==> flow/design.v <==
typedef struct packed { logic req; logic [2:0] req_id; logic req_type; logic [63:0] req_data1; logic [63:0] req_data2;} req_pkt_type;
typedef struct packed { logic rsp; logic [2:0] rsp_id; logic [63:0] rsp_data;} rsp_pkt_type;
module execution_unit (
input logic clk,
input logic rst_b,
input logic req,
input logic [2:0] req_id,
input logic req_type,
input logic [63:0] req_data1,
input logic [63:0] req_data2,
output logic fifo_full,
output logic rsp,
output logic [2:0] rsp_id,
output logic [63:0] rsp_data );
req_pkt_type input_req;
rsp_pkt_type output_rsp;
assign input_req = {req, req_id, req_type, req_data1, req_data2};
assign rsp = output_rsp.rsp;
assign rsp_id = output_rsp.rsp_id;
assign rsp_data = output_rsp.rsp_data;
logic write_in, read;
req_pkt_type output_req;
logic mul_req, mul_rsp, mul_grant, mul_free;
logic [2:0] mul_req_id, mul_rsp_id;
logic [63:0] mul_rsp_data;
logic add_req, add_rsp, add_grant, add_free;
logic [2:0] add_req_id, add_rsp_id;
logic [63:0] add_rsp_data;
logic [1:0] rr_req;
logic [1:0] rr_grant;
assign write_in = input_req.req;
inp_fifo i_inp_fifo(.clk(clk), .rst_b(rst_b), .write_in(write_in), .read(read), .input_req(input_req), .output_req(output_req), .fifo_full(fifo_full));
assign read = output_req.req && (mul_req || add_req);
assign mul_req = output_req.req && (output_req.req_type == 1'b1) && mul_free;
mul i_mul (
.clk(clk), .rst_b(rst_b), 
.mul_req(mul_req),
.mul_req_id(output_req.req_id),
.mul_data1(output_req.req_data1),
.mul_data2(output_req.req_data2),
.grant(mul_grant),
.mul_rsp(mul_rsp),
.mul_rsp_id(mul_rsp_id),
.mul_rsp_data(mul_rsp_data),
.mul_free(mul_free)
);
assign add_req = output_req.req && (output_req.req_type == 1'b0) && add_free;
add i_add (
.clk(clk), .rst_b(rst_b), 
.add_req(add_req),
.add_req_id(output_req.req_id),
.add_data1(output_req.req_data1),
.add_data2(output_req.req_data2),
.grant(add_grant),
.add_rsp(add_rsp),
.add_rsp_id(add_rsp_id),
.add_rsp_data(add_rsp_data),
.add_free(add_free)
);
assign rr_req = {mul_rsp, add_rsp};
assign mul_grant = rr_grant[1];
assign add_grant = rr_grant[0];
assign rr_grant = {rr_req[1], rr_req[0] & ~rr_req[1]};
assign output_rsp.rsp = |rr_grant;
assign output_rsp.rsp_id = rr_grant[1] ? mul_rsp_id : rr_grant[0] ? add_rsp_id : '0;
assign output_rsp.rsp_data = rr_grant[1] ? mul_rsp_data : rr_grant[0] ? add_rsp_data : '0;
endmodule
module inp_fifo #(parameter DEPTH = 4, PTR_WIDTH = $clog2(DEPTH))
(
   input  logic   clk,
   input  logic   rst_b,
   input logic    write_in, 
   input logic    read, 
   input req_pkt_type input_req,  
   output req_pkt_type output_req,  
   output logic fifo_full   
);
logic fifo_empty;
logic [DEPTH-1:0][132:0] fifo_mem;  
logic [PTR_WIDTH-1 : 0] rd_ptr;
logic [PTR_WIDTH-1 : 0] wr_ptr;
logic [PTR_WIDTH : 0] count;
always_ff @(posedge clk or negedge rst_b)
begin
   if(~rst_b) begin
      wr_ptr     <= '0;       
      rd_ptr     <= '0;      
      count <= '0;
      fifo_mem <= '0;
   end else begin
   if(read) begin
         rd_ptr <= rd_ptr + 1'b1;                          
   end  
   if(write_in) begin
         fifo_mem[wr_ptr] <= input_req;              
         wr_ptr <= wr_ptr + 1'b1;           
   end
   if(read && !write_in) begin
	  count <= count - 1;
   end   
   else if(write_in && !read) begin
	  count <= count + 1;
   end   
   end
end   
assign output_req = !fifo_empty ? fifo_mem[rd_ptr] : '0;
assign fifo_empty = (count == 0) ? 1'b1 : 1'b0;                            
assign fifo_full = (count == DEPTH) ? 1'b1 : 1'b0;
endmodule
module add (
    input logic clk,
	input logic rst_b,
    input logic add_req,
	input logic [2:0] add_req_id,
	input logic [63:0] add_data1,
	input logic [63:0] add_data2,
	input logic grant,
	output logic add_rsp,
	output logic [2:0] add_rsp_id,
	output logic [63:0] add_rsp_data,
	output logic add_free
);
logic add_req_q;
logic [2:0] add_req_id_q;
logic [63:0] add_data1_q, add_data2_q;
logic add_rsp_prev;
logic [2:0] add_rsp_id_prev;
logic [64:0] add_rsp_data_prev;
always_ff @(posedge clk or negedge rst_b) begin
    if(!rst_b) begin
	    add_free <= 1'b1;
		add_rsp <= '0;
		add_rsp_id <= '0;
		add_rsp_data <= '0;
		add_rsp_prev <= '0;
		add_req_q <= '0;
	end else 
	begin
	    if(add_req) add_free <= 1'b0;
	    add_req_q <= add_req;
		add_req_id_q <= add_req_id;
		add_data1_q <= add_data1;
		add_data2_q <= add_data2;
		add_rsp_prev <= add_req_q;
		add_rsp_id_prev <= add_req_id_q;
		add_rsp_data_prev <= (add_data1_q + add_data2_q);
		if(grant) begin
		    add_free <= 1'b1;
			add_rsp <= 0;
			add_rsp_id <= '0;
			add_rsp_data <= '0;
		end else begin
			if(add_rsp_prev) begin
				add_rsp <= 1'b1;
				add_rsp_id <= add_rsp_id_prev;
				add_rsp_data <= add_rsp_data_prev[63:0];
			end
		end	
    end
end
endmodule
module mul (
    input logic clk,
	input logic rst_b,
    input logic mul_req,
	input logic [2:0] mul_req_id,
	input logic [63:0] mul_data1,
	input logic [63:0] mul_data2,
	input logic grant,
	output logic mul_rsp,
	output logic [2:0] mul_rsp_id,
	output logic [63:0] mul_rsp_data,
	output logic mul_free
);
logic mul_req_q;
logic [2:0] mul_req_id_q;
logic [63:0] mul_data1_q, mul_data2_q;
logic mul_req_q2;
logic [2:0] mul_req_id_q2;
logic [63:0] mul_data1_q2, mul_data2_q2;
logic mul_rsp_prev;
logic [2:0] mul_rsp_id_prev;
logic [128:0] mul_rsp_data_prev;
always_ff @(posedge clk or negedge rst_b) begin
    if(!rst_b) begin
	    mul_free <= 1'b1;
		mul_req_q <= '0;
		mul_req_q2 <= '0;
		mul_rsp <= '0;
		mul_rsp_id <= '0;
		mul_rsp_data <= '0;
		mul_rsp_prev <= '0;
	end else begin
	    if(mul_req) mul_free <= 1'b0;
	    mul_req_q <= mul_req;
		mul_req_id_q <= mul_req_id;
		mul_data1_q <= mul_data1;
		mul_data2_q <= mul_data2;
		mul_req_q2 <= mul_req_q;
		mul_req_id_q2 <= mul_req_id_q;
		mul_data1_q2 <= mul_data1_q;
		mul_data2_q2 <= mul_data2_q;
		mul_rsp_prev <= mul_req_q2;
		mul_rsp_id_prev <= mul_req_id_q2;
		mul_rsp_data_prev <= (mul_data1_q2 * mul_data2_q2);
		if(grant) begin
		    mul_free <= 1'b1;
			mul_rsp <= 0;
			mul_rsp_id <= '0;
			mul_rsp_data <= '0;
		end else begin
			if(mul_rsp_prev) begin
				mul_rsp <= 1'b1;
				mul_rsp_id <= mul_rsp_id_prev;
				mul_rsp_data <= mul_rsp_data_prev[63:0];
			end
		end	
    end
end
endmodule
Reports on execution_unit
Module execution_unit before and after one edit of its RTL, step after step.
"before" refers to lines of the RTL above, "after" to lines of the edited file.
"difference": "after" minus "before" as printed here.
Operators carry their Yosys type and port widths (W data, S select, Z words).
A cell with n/a has no value.
- top module: execution_unit
- clock: clk
- standard-cell library: sky130hd
- library corner: tt_025C_1v80

Edit of the RTL
Unified diff, file above to edited file.
A script made this edit. It changes what the design does and was not meant as an optimisation.
begin of diff
@@ -186,5 +186,4 @@
 	    mul_free <= 1'b1;
 		mul_req_q <= '0;
-		mul_req_q2 <= '0;
 		mul_rsp <= '0;
 		mul_rsp_id <= '0;
@@ -197,5 +196,4 @@
 		mul_data1_q <= mul_data1;
 		mul_data2_q <= mul_data2;
-		mul_req_q2 <= mul_req_q;
 		mul_req_id_q2 <= mul_req_id_q;
 		mul_data1_q2 <= mul_data1_q;
@@ -218,3 +216,4 @@
     end
 end
-endmodule
+always_comb mul_req_q2 = mul_req_q;
+endmodule
end of diff

Word level
Counts by Yosys on the flattened word-level netlist (proc, flatten, opt, wreduce; memories kept). Register bits leave out memories and registers merged into their read ports (data or address). Print and check cells are left out. Cells with the same type and inputs are merged into one.
- cells by class (element ; before ; after ; difference):
    div/mod/pow operators ; 0 ; 0 ; 0
    shifts and indexed selects ; 3 ; 3 ; 0
    reduce/logical cells ; 17 ; 17 ; 0
    bitwise logic cells ; 6 ; 6 ; 0
    mux-type cells ; 25 ; 25 ; 0
    eq/ne operators ; 1 ; 1 ; 0
    multiply operators ; 3 ; 3 ; 0
    $add $sub $neg ; 6 ; 6 ; 0
    $lt $le $gt $ge ; 0 ; 0 ; 0
- operator list (kind ; before ; after ; difference):
    $mux W1 ; 10 ; 10 ; 0
    $mux W3 ; 8 ; 8 ; 0
    $logic_and A1 B1 Y1 ; 7 ; 7 ; 0
    $mux W64 ; 6 ; 6 ; 0
    $reduce_bool A2 Y1 ; 5 ; 5 ; 0
    $add A2 B1 Y2 const B ; 2 ; 2 ; 0
    $logic_not A1 Y1 ; 2 ; 2 ; 0
    $mul A2 B8 Y10 const B ; 2 ; 2 ; 0
    $not A1 Y1 ; 2 ; 2 ; 0
    $add A3 B1 Y3 const B ; 1 ; 1 ; 0
    $add A64 B64 Y64 ; 1 ; 1 ; 0
    $and A1 B1 Y1 ; 1 ; 1 ; 0
    $and A532 B532 Y532 ; 1 ; 1 ; 0
    $eq A3 B3 Y1 const B ; 1 ; 1 ; 0
    $logic_not A3 Y1 ; 1 ; 1 ; 0
    $logic_or A1 B1 Y1 ; 1 ; 1 ; 0
    $mul A64 B64 Y64 ; 1 ; 1 ; 0
    $mux W133 ; 1 ; 1 ; 0
    $neg A32 Y33 ; 1 ; 1 ; 0
    $not A532 Y532 ; 1 ; 1 ; 0
    $or A532 B532 Y532 ; 1 ; 1 ; 0
    $reduce_or A2 Y1 ; 1 ; 1 ; 0
    $shift A133 B33 Y532 ; 1 ; 1 ; 0
    $shift A133 B33 Y532 const A ; 1 ; 1 ; 0
    $shiftx A532 B32 Y133 ; 1 ; 1 ; 0
    $sub A3 B1 Y3 const B ; 1 ; 1 ; 0
- word-level totals (element ; before ; after ; difference):
    bits in writable memories ; 0 ; 0 ; 0
    bits in latches ; 0 ; 0 ; 0
    input bits ; 135 ; 135 ; 0
    flip-flop bits (word level) ; 1075 ; 1074 ; -1
    memory bits (read-only) ; 0 ; 0 ; 0
    cells after elaboration ; 87 ; 86 ; -1
    memories kept ; 0 ; 0 ; 0
    clocked read ports x word width ; 0 ; 0 ; 0

Depth
Depth = most cells in a row (Yosys ltp): at word level without a register or memory, in the mapped netlist without a sequential cell, where the memories' decode and read muxes count.
- logic depth (element ; before ; after ; difference):
    word-level depth ; 12 ; 12 ; 0
    ABC_AREA ; 0 ; 0 ; n/a
    gate-level depth with buffers ; 34 ; 34 ; 0
    gate-level depth less buffers ; 31 ; 31 ; 0

Synthesis result
The flow's flattened synthesis, as Yosys stat reports it; memories are mapped. The netlist is that of the ABC_AREA named above (0 if unset); the other value can give another one.
- synthesis totals (element ; before ; after ; difference):
    mapped flip-flops ; 1075 ; 1074 ; -1
    sequential area (mm2) ; 0.0288702 ; 0.0288452 ; -0.0000250
    mapped cells ; 10087 ; 10069 ; -18
    chip area (Yosys) (mm2) ; 0.107637 ; 0.1076407 ; +0.0000037
- cells by type (cell type ; before ; after ; difference):
    sky130_fd_sc_hd__nand2_1 ; 1246 ; 1223 ; -23
    sky130_fd_sc_hd__inv_1 ; 1938 ; 1923 ; -15
    sky130_fd_sc_hd__o21ai_1 ; 4 ; 18 ; +14
    sky130_fd_sc_hd__a21o_1 ; 51 ; 64 ; +13
    sky130_fd_sc_hd__nand3_1 ; 30 ; 18 ; -12
    sky130_fd_sc_hd__xor2_1 ; 56 ; 65 ; +9
    sky130_fd_sc_hd__nand2b_1 ; 12 ; 21 ; +9
    sky130_fd_sc_hd__nand4_1 ; 21 ; 29 ; +8
    sky130_fd_sc_hd__o211ai_1 ; 18 ; 10 ; -8
    sky130_fd_sc_hd__a31oi_1 ; 17 ; 10 ; -7
    sky130_fd_sc_hd__nor3_1 ; 30 ; 24 ; -6
    sky130_fd_sc_hd__nor2_1 ; 200 ; 205 ; +5
    sky130_fd_sc_hd__nor2b_1 ; 149 ; 154 ; +5
    sky130_fd_sc_hd__a31o_2 ; 7 ; 2 ; -5
    sky130_fd_sc_hd__a221oi_1 ; 5 ; 0 ; -5
    sky130_fd_sc_hd__o2111ai_1 ; 5 ; 0 ; -5
    sky130_fd_sc_hd__a21oi_1 ; 134 ; 138 ; +4
    sky130_fd_sc_hd__o21ai_0 ; 64 ; 60 ; -4
The list need not be complete.
By module: a second synthesis without flattening, with its own total; a netlist apart from the flattened one above.
- unflattened totals (element ; before ; after ; difference):
    cell total of the unflattened synthesis ; 10241 ; 10194 ; -47
    area total of the unflattened synthesis (mm2) ; 0.1123302 ; 0.1121401 ; -0.0001901
Each row is one instance without its submodules.
- by module, before (module ; instances ; cells ; sequential area (mm2) ; area (mm2)):
    mul ; 1 ; 7622 ; 0.0116825 ; 0.0759053
    inp_fifo ; 1 ; 1533 ; 0.0134879 ; 0.0230383
    add ; 1 ; 997 ; 0.0077237 ; 0.0126534
    execution_unit ; 1 ; 89 ; 0 ; 0.0007332
- by module, after (module ; instances ; cells ; sequential area (mm2) ; area (mm2)):
    mul ; 1 ; 7575 ; 0.0116574 ; 0.0757151
    inp_fifo ; 1 ; 1533 ; 0.0134879 ; 0.0230383
    add ; 1 ; 997 ; 0.0077237 ; 0.0126534
    execution_unit ; 1 ; 89 ; 0 ; 0.0007332

Worst setup path after synthesis
Source: OpenSTA report_checks on the synthesized netlist (no wires, ideal clock, input and output delay 20% of the period each), path of least setup slack; recovery checks are left aside. Register names are those of the netlist, which keeps one name where synthesis merged equal registers.
- timing post-synthesis (element ; before ; after ; difference):
    path kind ; reg-to-reg ; reg-to-reg ; n/a
    start ; register i_mul.mul_data2_q2[4] ; register i_mul.mul_data2_q2[1] ; n/a
    end ; register i_mul.mul_rsp_data_prev[61] ; register i_mul.mul_rsp_data_prev[56] ; n/a
    stages on the path ; 31 ; 33 ; +2
    period (ps) ; 10000 ; 10000 ; 0
    library setup time (ps) ; 258 ; 261 ; +3
    arrival (ps) ; 8216 ; 8303 ; +87
    path slack (ps) ; 1527 ; 1436 ; -91
    path delay (ps) ; 8474 ; 8564 ; +90
    synthesis period reached (ps) ; 8473 ; 8564 ; +91
"path delay" = arrival - input delay + setup time.
"stages on the path": output pins that drive a net of the path, with the launching flip-flop's if there is one; two outputs of one cell count as two.
"synthesis period reached" is the clock period less the worst setup slack; recovery checks do not enter. This is arithmetic on one report: input and output delays are still those of the set period (20% each).
Between the ends stands the longest chain of elaborated cells between them, by number of cells; it is not shown to be the way that was timed. Of several equally long chains one is given.
Each line given opens the expression or statement behind the cell; cells for indexed reads and writes are added by Yosys, which also makes memories of some case tables.
Between the ends, post-synthesis, before:
- cell sequence: sky130_fd_sc_hd__edfxtp_1 -> sky130_fd_sc_hd__clkbuf_1 -> sky130_fd_sc_hd__clkbuf_1 -> sky130_fd_sc_hd__nand2_1 -> sky130_fd_sc_hd__fa_1 -> sky130_fd_sc_hd__fa_1 -> sky130_fd_sc_hd__inv_1 -> sky130_fd_sc_hd__fa_1 -> sky130_fd_sc_hd__fa_1 -> sky130_fd_sc_hd__fa_1 -> sky130_fd_sc_hd__inv_1 -> sky130_fd_sc_hd__fa_1 -> sky130_fd_sc_hd__inv_1 -> sky130_fd_sc_hd__fa_1 -> sky130_fd_sc_hd__fa_1 -> sky130_fd_sc_hd__fa_1 -> sky130_fd_sc_hd__inv_1 -> sky130_fd_sc_hd__fa_1 -> sky130_fd_sc_hd__inv_1 -> sky130_fd_sc_hd__ha_1 -> sky130_fd_sc_hd__clkbuf_1 -> sky130_fd_sc_hd__a21o_1 -> sky130_fd_sc_hd__a211oi_1 -> sky130_fd_sc_hd__a211o_1 -> sky130_fd_sc_hd__a21oi_1 -> sky130_fd_sc_hd__nor2b_1 -> sky130_fd_sc_hd__a41oi_1 -> sky130_fd_sc_hd__a211o_1 -> sky130_fd_sc_hd__a31o_2 -> sky130_fd_sc_hd__a21oi_1 -> sky130_fd_sc_hd__xnor2_1
- noted cells in the longest elaborated chain: 1
- ends and longest elaborated chain, post-synthesis, before (element ; line ; text):
    start, declared ; 180 ; logic [63:0] mul_data1_q2, mul_data2_q2;
    start, assigned ; 202 ; mul_data2_q2 <= mul_data2_q;
    $mul A64 B64 Y64 ; 205 ; mul_rsp_data_prev <= (mul_data1_q2 * mul_data2_q2);
    end, assigned ; 205 ;
    end, declared ; 183 ; logic [128:0] mul_rsp_data_prev;
Between the ends, post-synthesis, after:
- cell sequence: sky130_fd_sc_hd__edfxtp_1 -> sky130_fd_sc_hd__clkbuf_1 -> sky130_fd_sc_hd__clkbuf_1 -> sky130_fd_sc_hd__nand2_1 -> sky130_fd_sc_hd__fa_1 -> sky130_fd_sc_hd__inv_1 -> sky130_fd_sc_hd__fa_1 -> sky130_fd_sc_hd__fa_1 -> sky130_fd_sc_hd__fa_1 -> sky130_fd_sc_hd__fa_1 -> sky130_fd_sc_hd__inv_1 -> sky130_fd_sc_hd__fa_1 -> sky130_fd_sc_hd__inv_1 -> sky130_fd_sc_hd__fa_1 -> sky130_fd_sc_hd__inv_1 -> sky130_fd_sc_hd__fa_1 -> sky130_fd_sc_hd__inv_1 -> sky130_fd_sc_hd__fa_1 -> sky130_fd_sc_hd__inv_1 -> sky130_fd_sc_hd__fa_1 -> sky130_fd_sc_hd__inv_1 -> sky130_fd_sc_hd__ha_1 -> sky130_fd_sc_hd__clkbuf_1 -> sky130_fd_sc_hd__nand4_1 -> sky130_fd_sc_hd__nor4_2 -> sky130_fd_sc_hd__o31ai_1 -> sky130_fd_sc_hd__a2111oi_2 -> sky130_fd_sc_hd__o21ai_1 -> sky130_fd_sc_hd__nand2_1 -> sky130_fd_sc_hd__o311ai_2 -> sky130_fd_sc_hd__a21oi_1 -> sky130_fd_sc_hd__nor4_1 -> sky130_fd_sc_hd__a311o_1
- noted cells in the longest elaborated chain: 1
- ends and longest elaborated chain, post-synthesis, after (element ; line ; text):
    start, declared ; 180 ; logic [63:0] mul_data1_q2, mul_data2_q2;
    start, assigned ; 200 ; mul_data2_q2 <= mul_data2_q;
    $mul A64 B64 Y64 ; 203 ; mul_rsp_data_prev <= (mul_data1_q2 * mul_data2_q2);
    end, assigned ; 203 ;
    end, declared ; 183 ; logic [128:0] mul_rsp_data_prev;

Worst path after layout
From the final timing report of each run of pair 1: the path of least setup slack in the routed layout; clock arrival at registers is part of the times.
The path's times are printed in steps of 10 ps; the period is the one set.
- timing post-layout (element ; before ; after ; difference):
    path kind ; reg-to-reg ; reg-to-reg ; n/a
    start ; register i_mul.mul_data1_q2[12] ; register i_mul.mul_data2_q2[1] ; n/a
    end ; register i_mul.mul_rsp_data_prev[60] ; register i_mul.mul_rsp_data_prev[63] ; n/a
    period (ps) ; 9790 ; 9790 ; 0
    arrival (ps) ; 9960 ; 9940 ; -20
    path slack (ps) ; 290 ; 300 ; +10
    library setup time (ps) ; 270 ; 260 ; -10
    stages on the path ; 28 ; 32 ; +4
Between the ends stands the longest chain of elaborated cells between them, by number of cells; it is not shown to be the way that was timed. Of several equally long chains one is given.
Between the ends, post-layout, before:
- cell sequence: sky130_fd_sc_hd__edfxtp_1 -> sky130_fd_sc_hd__buf_4 -> sky130_fd_sc_hd__and2_1 -> sky130_fd_sc_hd__fa_1 -> sky130_fd_sc_hd__inv_1 -> sky130_fd_sc_hd__fa_1 -> sky130_fd_sc_hd__inv_1 -> sky130_fd_sc_hd__fa_1 -> sky130_fd_sc_hd__fa_1 -> sky130_fd_sc_hd__inv_1 -> sky130_fd_sc_hd__fa_1 -> sky130_fd_sc_hd__inv_1 -> sky130_fd_sc_hd__fa_1 -> sky130_fd_sc_hd__inv_1 -> sky130_fd_sc_hd__fa_1 -> sky130_fd_sc_hd__inv_1 -> sky130_fd_sc_hd__fa_1 -> sky130_fd_sc_hd__fa_1 -> sky130_fd_sc_hd__inv_1 -> sky130_fd_sc_hd__fa_1 -> sky130_fd_sc_hd__inv_1 -> sky130_fd_sc_hd__ha_1 -> sky130_fd_sc_hd__nand4_1 -> sky130_fd_sc_hd__o41ai_4 -> sky130_fd_sc_hd__a22oi_4 -> sky130_fd_sc_hd__a211oi_2 -> sky130_fd_sc_hd__or2_4 -> sky130_fd_sc_hd__o311ai_2
- noted cells in the longest elaborated chain: 1
- ends and longest elaborated chain, post-layout, before (element ; line ; text):
    start, declared ; 180 ; logic [63:0] mul_data1_q2, mul_data2_q2;
    start, assigned ; 201 ; mul_data1_q2 <= mul_data1_q;
    $mul A64 B64 Y64 ; 205 ; mul_rsp_data_prev <= (mul_data1_q2 * mul_data2_q2);
    end, assigned ; 205 ;
    end, declared ; 183 ; logic [128:0] mul_rsp_data_prev;
Between the ends, post-layout, after:
- cell sequence: sky130_fd_sc_hd__edfxtp_1 -> sky130_fd_sc_hd__buf_4 -> sky130_fd_sc_hd__buf_4 -> sky130_fd_sc_hd__nand2_1 -> sky130_fd_sc_hd__fa_1 -> sky130_fd_sc_hd__inv_1 -> sky130_fd_sc_hd__fa_1 -> sky130_fd_sc_hd__fa_1 -> sky130_fd_sc_hd__fa_1 -> sky130_fd_sc_hd__fa_1 -> sky130_fd_sc_hd__inv_1 -> sky130_fd_sc_hd__fa_1 -> sky130_fd_sc_hd__inv_1 -> sky130_fd_sc_hd__fa_1 -> sky130_fd_sc_hd__ha_1 -> sky130_fd_sc_hd__fa_1 -> sky130_fd_sc_hd__inv_1 -> sky130_fd_sc_hd__fa_1 -> sky130_fd_sc_hd__inv_1 -> sky130_fd_sc_hd__ha_1 -> sky130_fd_sc_hd__nand2_1 -> sky130_fd_sc_hd__o21ai_1 -> sky130_fd_sc_hd__a21oi_1 -> sky130_fd_sc_hd__nor3_1 -> sky130_fd_sc_hd__buf_4 -> sky130_fd_sc_hd__nand3_1 -> sky130_fd_sc_hd__a211oi_2 -> sky130_fd_sc_hd__buf_4 -> sky130_fd_sc_hd__o21ai_2 -> sky130_fd_sc_hd__a211oi_2 -> sky130_fd_sc_hd__o32ai_2 -> sky130_fd_sc_hd__xnor2_1
- noted cells in the longest elaborated chain: 1
- ends and longest elaborated chain, post-layout, after (element ; line ; text):
    start, declared ; 180 ; logic [63:0] mul_data1_q2, mul_data2_q2;
    start, assigned ; 200 ; mul_data2_q2 <= mul_data2_q;
    $mul A64 B64 Y64 ; 203 ; mul_rsp_data_prev <= (mul_data1_q2 * mul_data2_q2);
    end, assigned ; 203 ;
    end, declared ; 183 ; logic [128:0] mul_rsp_data_prev;

Measured runs
Runs of the flow (Yosys, OpenROAD) on both versions; the two runs of a pair have the same settings. The constraints put input and output delay at 20% of the set period each and load the outputs with 0.01 pF.
Flow settings, pair 1:
- period_ns at 9.79
- CAP_MARGIN at 20
- noted CORE_MARGIN: 2
- CORE_UTILIZATION: 40
- SLEW_MARGIN: 20
- results, pair 1 (element ; before ; after ; difference):
    sum of negative setup slack (ps) ; 0 ; 0 ; 0
    worst hold slack in the final report (ps) ; 352 ; 349 ; -3
    chip area after synthesis (Yosys) (mm2) ; 0.107637 ; 0.1076407 ; +0.0000037
    utilization in the final report (%) ; 44.0 ; 44.2 ; +0.2
    period achieved (ps) ; 9499 ; 9491 ; -8
    area inside the die boundary (mm2) ; 0.273257 ; 0.273268 ; +0.000011
    standard-cell area of the final layout (mm2) ; 0.117943 ; 0.118344 ; +0.000401
    worst setup slack after layout (ps) ; 291 ; 299 ; +8
Flow settings, pair 2:
- ABC_AREA: 1
- CELL_PAD_IN_SITES_DETAIL_PLACEMENT: 0
- noted CORE_MARGIN: 6
- CORE_UTILIZATION: 36
- GPL_TIMING_DRIVEN at 1
- MIN_ROUTING_LAYER: met1
- noted PLACE_DENSITY_LB_ADDON: 0.04
- SETUP_SLACK_MARGIN: 3.48
- period_ns at 12.7
- CAP_MARGIN at 20
- SLEW_MARGIN: 20
- results, pair 2 (element ; before ; after ; difference):
    sum of negative setup slack (ps) ; 0 ; 0 ; 0
    worst hold slack in the final report (ps) ; 343 ; 351 ; +8
    chip area after synthesis (Yosys) (mm2) ; 0.1118948 ; 0.1121601 ; +0.0002653
    utilization in the final report (%) ; 39.8 ; 39.8 ; 0.0
    period achieved (ps) ; 8928 ; 8956 ; +28
    area inside the die boundary (mm2) ; 0.324342 ; 0.325094 ; +0.000752
    standard-cell area of the final layout (mm2) ; 0.122933 ; 0.123176 ; +0.000243
    worst setup slack after layout (ps) ; 3772 ; 3744 ; -28
By "period achieved" is meant the clock period of the run minus its worst setup slack. This is arithmetic on one report: input and output delays are still those of the set period (20% each).
